==> flow/design.v <==
module convolver #(
    parameter N = 16,   
    parameter Q = 12,   
    parameter n = 416,  
    parameter k = 3,    
    parameter s = 1,    
    parameter NUM_MAC = 8  
)(
    input wire clk,
    input wire rst,
    input wire en,
    input wire [N-1:0] activation_in,
    input wire [(k*k*N)-1:0] weight, 
    input wire [N-1:0] batch_gamma,  
    input wire [N-1:0] batch_beta,   
    output wire [N-1:0] conv_out
);
    reg [N-1:0] line_buffer [(k-1)*n-1:0];
    wire [N-1:0] window_buffer [0:k*k-1];
    integer i;
    always @(posedge clk) begin
        if (rst) begin
            for (i = 0; i < (k-1)*n; i = i + 1) begin
                line_buffer[i] <= 0;
            end
        end else if (en) begin
            for (i = (k-1)*n-1; i > 0; i = i - 1) begin
                line_buffer[i] <= line_buffer[i-1];
            end
            line_buffer[0] <= activation_in;  
        end
    end
    genvar x, y;
    generate
        for (y = 0; y < k; y = y + 1) begin : window_row
            for (x = 0; x < k; x = x + 1) begin : window_col
                if (y == k-1) begin
                    assign window_buffer[y*k + x] = line_buffer[x];  
                end else begin
                    assign window_buffer[y*k + x] = line_buffer[y*n + x];
                end
            end
        end
    endgenerate
    reg [N-1:0] conv_temp;
    always @(*) begin
        conv_temp = 0;
        for (i = 0; i < k*k; i = i + 1) begin
            conv_temp = conv_temp + (($signed(window_buffer[i]) * $signed(weight[i*N +: N])) >>> Q);
        end
    end
    wire [N-1:0] bn_out;
    assign bn_out = (conv_temp * batch_gamma) + batch_beta;
    assign conv_out = (bn_out[N-1]) ? (bn_out >>> 3) : bn_out;  
endmodule
# [Tool chain data of convolver]
# Tool output for the design above, in the order of the flow.
# Line numbers count from 1 in the design file above.
# Library cell names are shortened.
# The mark -- stands for no value.
[setup] top_module="convolver" clk_port="clk" lib="sky130hd" corner="tt_025C_1v80"

# [Word level]
# Source: Yosys, flattened and elaborated. Widths are those after wreduce; folded enables and synchronous resets count as part of the registers. Registers that Yosys merges into a memory's read port (data or address) are not register bits. Print and check cells do not count. Equal cells are merged and count once.
[bits] regBits=6704 inputBits=195 out_inout_bits=16 word_cells=439
[classes] add_sub_neg=9 multipliers=10 mux=1
[ops] operator="16-bit by 16-bit multiplier with 16-bit output" n=9
[ops] operator="12-bit by 16-bit multiplier with 16-bit output" n=1
[ops] operator="16-bit adder" n=1
[ops] operator="15-bit two-way mux" n=1
[ops] operator="11-bit by 4-bit adder with 12-bit output" n=1
[ops] operator="10-bit by 4-bit adder with 11-bit output" n=1
[ops] operator="9-bit by 4-bit adder with 10-bit output" n=1
[ops] operator="8-bit by 4-bit adder with 9-bit output" n=1
[ops] operator="7-bit by 4-bit adder with 8-bit output" n=1
[ops] operator="6-bit by 4-bit adder with 7-bit output" n=1
[ops] operator="5-bit by 4-bit adder with 6-bit output" n=1
[ops] operator="4-bit by 4-bit adder with 5-bit output" n=1

# [Depth]
# Yosys ltp: most cells in a row. Word level: on the elaborated netlist, between registers, memories and ports. Mapped: between sequential cells and ports; inverters and the memories' decode and read muxes count.
[logic_depth] word_depth=12 ABC_AREA=0 depth_mapped=54 ltp_nobuf=51

# [After synthesis]
# Yosys stat after the flow's synthesis: flattened, memories mapped to cells. It holds for the ABC_AREA given above (unset counts as 0); a run with the other value may have another netlist.
[types] cell="dfxtp_1" n=6704 area_total_um2=1.34E+05
[types] cell="mux2i_1" n=6712 area_total_um2=6.72E+04
[types] cell="nor2_1" n=6740 area_total_um2=2.53E+04
[types] cell="fa_1" n=809 area_total_um2=1.62E+04
[types] cell="ha_1" n=470 area_total_um2=5880.64
[types] cell="clkbuf_1" n=1280 area_total_um2=4.8E+03
[types] cell="inv_1" n=1178 area_total_um2=4.42E+03
[types] cell="and2_1" n=528 area_total_um2=3.3E+03
[types] cell="nand2_1" n=789 area_total_um2=2961.59
[types] cell="xnor2_1" n=244 area_total_um2=2137.05
[types] cell="buf_1" n=402 area_total_um2=1.51E+03
[types] cell="xor2_1" n=72 area_total_um2=630.605
[types] cell="a21oi_1" n=33 area_total_um2=165.158
[types] cell="o21ai_0" n=26 area_total_um2=130.125
[types] cell="a21o_1" n=13 area_total_um2=97.594
[types] cell="a41o_1" n=8 area_total_um2=80.077
[types] cell="nor2b_1" n=11 area_total_um2=68.816
[types] cell="and3_1" n=10 area_total_um2=62.56
# Other cell types: 40; their cells: 109.
[mapped] mapped_cells=26138 yosys_area_um2=269988.9 sequential_area_um2=134208.7 ff_cells=6704 buf_cells=1691

# [Timing after synthesis]
# Source: OpenSTA report_checks on the synthesized netlist (no wires, ideal clock, input and output delay 20% of the period each), path of least setup slack; recovery checks are left aside. Register names are those of the netlist, which keeps one name where synthesis merged equal registers.
[synth_path] path_kind="in2out" from="in weight[129]" to="out conv_out[11]" tclk_ns=28.0 input_delay_ns=5.600 output_delay_ns=5.600 launch_ns=5.600 arrival_ns=18.132 required_time_ns=22.400 setup_slack_ns=4.268 delay_ns=12.532 path_stages=47 path_buffers=3 synth_period_reached_ns=23.732
# "delay_ns" is the arrival time less input delay plus setup time.
# A path that ends at an output port has no setup time.
# "path_stages": output pins that drive a net of the path, with the launching flip-flop's if there is one; two outputs of one cell count as two.
# "synth_period_reached_ns" is the clock period less the worst setup slack; recovery checks do not enter. This is arithmetic on one report: input and output delays are still those of the set period (20% each).
# The rows between start and end are the longest chain of elaborated cells between them; the timing report does not say that the signal goes this way. Where chains are equally long, one stands for them.
# A line is the first line of the expression or statement that the cell stems from. Yosys adds cells for indexed reads and writes and turns some case tables into memories.
[synth_via] path_cell_list="clkbuf_1 -> nand2_1 -> fa_1 -> inv_1 -> fa_1 -> fa_1 -> inv_1 -> fa_1 -> inv_1 -> fa_1 -> fa_1 -> ha_1 -> o21ai_0 -> nor2_1 -> o2bb2ai_1 -> a311oi_1 -> o21ai_0 -> xnor2_1 -> [... 11 more ...] -> nand2_1 -> fa_1 -> fa_1 -> inv_1 -> fa_1 -> fa_1 -> inv_1 -> fa_1 -> inv_1 -> ha_1 -> or3_1 -> a31oi_1 -> nor2b_1 -> a21oi_1 -> o21ai_2 -> xnor2_4 -> buf_6 -> mux2i_1" elab_chain_len=5 cone_cells=5 lines_between=3 classes_between="add/sub: 2; mul: 2; mux: 1"
[synth_rtl] element="start, declared" line=13 rtl="input wire [(k*k*N)-1:0] weight,"
[synth_rtl] element="16-bit by 16-bit multiplier with 16-bit output" line=49 rtl="conv_temp = conv_temp + (($signed(window_buffer[i]) * $signed(weight[i*N +: N])) >>> Q);"
[synth_rtl] element="11-bit by 4-bit adder with 12-bit output" line=49
[synth_rtl] element="12-bit by 16-bit multiplier with 16-bit output" line=53 rtl="assign bn_out = (conv_temp * batch_gamma) + batch_beta;"
[synth_rtl] element="16-bit adder" line=53
[synth_rtl] element="15-bit two-way mux" line=54 rtl="assign conv_out = (bn_out[N-1]) ? (bn_out >>> 3) : bn_out;"
[synth_rtl] element="end, declared" line=16 rtl="output wire [N-1:0] conv_out"

# [Timing after layout]
# Path of least setup slack in the final report of entry A (OpenROAD, finished layout, wires in). Where an end is a register, its clock arrival counts in the times.
[layout_path] path_kind="in2out" from="in weight[49]" to="out conv_out[4]" tclk_ns=26.0 input_delay_ns=5.20 output_delay_ns=5.20 launch_ns=5.20 arrival_ns=19.85 required_time_ns=20.80 setup_slack_ns=0.95 path_stages=47 path_buffers=2
# The rows between start and end are the longest chain of elaborated cells between them; the timing report does not say that the signal goes this way. Where chains are equally long, one stands for them.
[layout_via] path_cell_list="clkdlybuf4s50_1 -> nand2_1 -> fa_1 -> inv_1 -> fa_1 -> fa_1 -> fa_1 -> fa_1 -> inv_1 -> fa_1 -> inv_1 -> ha_1 -> inv_1 -> o31ai_1 -> o22ai_1 -> xor2_1 -> fa_1 -> inv_1 -> [... 11 more ...] -> ha_1 -> inv_1 -> fa_1 -> inv_1 -> fa_1 -> fa_1 -> inv_1 -> fa_1 -> inv_1 -> ha_1 -> or3_1 -> a31oi_1 -> nor2b_1 -> a21oi_1 -> o21ai_2 -> xnor2_4 -> mux2_2 -> clkdlybuf4s50_1" elab_chain_len=10 cone_cells=10 lines_between=3 classes_between="add/sub: 7; mul: 2; mux: 1"
[layout_rtl] element="start, declared" line=13 rtl="input wire [(k*k*N)-1:0] weight,"
[layout_rtl] element="16-bit by 16-bit multiplier with 16-bit output" line=49 rtl="conv_temp = conv_temp + (($signed(window_buffer[i]) * $signed(weight[i*N +: N])) >>> Q);"
[layout_rtl] element="6-bit by 4-bit adder with 7-bit output" line=49
[layout_rtl] element="7-bit by 4-bit adder with 8-bit output" line=49
[layout_rtl] element="8-bit by 4-bit adder with 9-bit output" line=49
[layout_rtl] element="9-bit by 4-bit adder with 10-bit output" line=49
[layout_rtl] element="10-bit by 4-bit adder with 11-bit output" line=49
[layout_rtl] element="11-bit by 4-bit adder with 12-bit output" line=49
[layout_rtl] element="12-bit by 16-bit multiplier with 16-bit output" line=53 rtl="assign bn_out = (conv_temp * batch_gamma) + batch_beta;"
[layout_rtl] element="16-bit adder" line=53
[layout_rtl] element="15-bit two-way mux" line=54 rtl="assign conv_out = (bn_out[N-1]) ? (bn_out >>> 3) : bn_out;"
[layout_rtl] element="end, declared" line=16 rtl="output wire [N-1:0] conv_out"

--- measured runs ---
Design convolver on sky130hd. What follows are 3 stored runs of the flow, each under its own settings; their order means nothing. The constraints put input and output delay at 20% of the set period each and load the outputs with 0.01 pF.
By "timing.achieved_period_ns" is meant the clock period of the run minus its worst setup slack. This is arithmetic on one report: input and output delays are still those of the set period (20% each).
"timing.worst_path_ns" is the time allowed to the run's worst setup path (the clock period less input and output delay, where it has them) less its slack. Clock arrival times count: a late capture clock shortens it, a late launch clock lengthens it.

[flow] entry A: files
==> flow/run.sh <==
#!/bin/bash
# the make line also repeats the synthesis and layout settings of config.mk as NAME=value (left out here)
make -C /OpenROAD-flow-scripts/flow DESIGN_CONFIG=/design/flow/config.mk WORK_HOME=/design/flow/orfs CLKGATE_MAP_FILE= finish
==> flow/config.mk <==
export PLATFORM = sky130hd
export DESIGN_NAME = convolver
export DESIGN_NICKNAME = convolver
export VERILOG_FILES = /design/flow/design.v
export SDC_FILE = /design/flow/constraint.sdc
export NUM_CORES = 4
export LEC_CHECK = 0
export CAP_MARGIN = 20
export CORE_MARGIN = 2
export CORE_UTILIZATION = 49
export PLACE_DENSITY = 0.6
export SLEW_MARGIN = 20
==> flow/constraint.sdc <==
create_clock -name core_clock -period 26.0 [get_ports {clk}]
set_input_delay 5.2000 -clock core_clock [delete_from_list [all_inputs] [get_ports {clk}]]
set_output_delay 5.2000 -clock core_clock [all_outputs]
set_load 0.01 [all_outputs]

[flow] entry A: metrics
[metrics] synth_chip_area_um2 = 269988.9
[metrics] final_die_area_um2 = 556949.0
[metrics] post_route_stdcell_area_um2 = 299799.0
[metrics] util_frac = 0.546
[metrics] ws_setup_ns = 0.951
[metrics] tns_ns = 0.000
[metrics] fin_hold_ws_ns = 0.465
[metrics] timing.achieved_period_ns = 25.049
[metrics] timing.worst_path_ns = 14.65
[metrics] critical_path_type = in2out

[flow] entry B: files
==> flow/run.sh <==
#!/bin/bash
# the make line also repeats the synthesis and layout settings of config.mk as NAME=value (left out here)
make -C /OpenROAD-flow-scripts/flow DESIGN_CONFIG=/design/flow/config.mk WORK_HOME=/design/flow/orfs CLKGATE_MAP_FILE= finish
==> flow/config.mk <==
export PLATFORM = sky130hd
export DESIGN_NAME = convolver
export DESIGN_NICKNAME = convolver
export VERILOG_FILES = /design/flow/design.v
export SDC_FILE = /design/flow/constraint.sdc
export NUM_CORES = 4
export LEC_CHECK = 0
export CAP_MARGIN = 20
export CORE_MARGIN = 2
export CORE_UTILIZATION = 45
export PLACE_DENSITY = 0.6
export SETUP_SLACK_MARGIN = 5.0
export SLEW_MARGIN = 20
==> flow/constraint.sdc <==
create_clock -name core_clock -period 26.0 [get_ports {clk}]
set_input_delay 5.2000 -clock core_clock [delete_from_list [all_inputs] [get_ports {clk}]]
set_output_delay 5.2000 -clock core_clock [all_outputs]
set_load 0.01 [all_outputs]

[flow] entry B: metrics
[metrics] synth_chip_area_um2 = 269988.9
[metrics] final_die_area_um2 = 606187.0
[metrics] post_route_stdcell_area_um2 = 302625.0
[metrics] util_frac = 0.506
[metrics] ws_setup_ns = 3.195
[metrics] tns_ns = 0.000
[metrics] fin_hold_ws_ns = 0.447
[metrics] timing.achieved_period_ns = 22.805
[metrics] timing.worst_path_ns = 12.41
[metrics] critical_path_type = in2out

[flow] entry C: files
==> flow/run.sh <==
#!/bin/bash
# the make line also repeats the synthesis and layout settings of config.mk as NAME=value (left out here)
make -C /OpenROAD-flow-scripts/flow DESIGN_CONFIG=/design/flow/config.mk WORK_HOME=/design/flow/orfs CLKGATE_MAP_FILE= finish
==> flow/config.mk <==
export PLATFORM = sky130hd
export DESIGN_NAME = convolver
export DESIGN_NICKNAME = convolver
export VERILOG_FILES = /design/flow/design.v
export SDC_FILE = /design/flow/constraint.sdc
export NUM_CORES = 4
export LEC_CHECK = 0
export ABC_AREA = 1
export CAP_MARGIN = 15
export CELL_PAD_IN_SITES_DETAIL_PLACEMENT = 1
export CELL_PAD_IN_SITES_GLOBAL_PLACEMENT = 1
export CORE_ASPECT_RATIO = 1.58
export CORE_MARGIN = 5
export CORE_UTILIZATION = 29
export CTS_CLUSTER_DIAMETER = 192
export CTS_CLUSTER_SIZE = 77
export GPL_ROUTABILITY_DRIVEN = 1
export GPL_TIMING_DRIVEN = 0
export MAX_ROUTING_LAYER = met4
export MIN_ROUTING_LAYER = met2
export PLACE_DENSITY_LB_ADDON = 0.2
export SETUP_SLACK_MARGIN = 4.53
export SLEW_MARGIN = 20
export TNS_END_PERCENT = 55
==> flow/constraint.sdc <==
create_clock -name core_clock -period 40.9 [get_ports {clk}]
set_input_delay 8.1800 -clock core_clock [delete_from_list [all_inputs] [get_ports {clk}]]
set_output_delay 8.1800 -clock core_clock [all_outputs]
set_load 0.01 [all_outputs]

[flow] entry C: metrics
[metrics] synth_chip_area_um2 = 266366.7
[metrics] final_die_area_um2 = 938276.0
[metrics] post_route_stdcell_area_um2 = 287109.0
[metrics] util_frac = 0.313
[metrics] ws_setup_ns = 8.063
[metrics] tns_ns = 0.000
[metrics] fin_hold_ws_ns = 0.319
[metrics] timing.achieved_period_ns = 32.837
[metrics] timing.worst_path_ns = 16.48
[metrics] critical_path_type = in2out
--- end ---
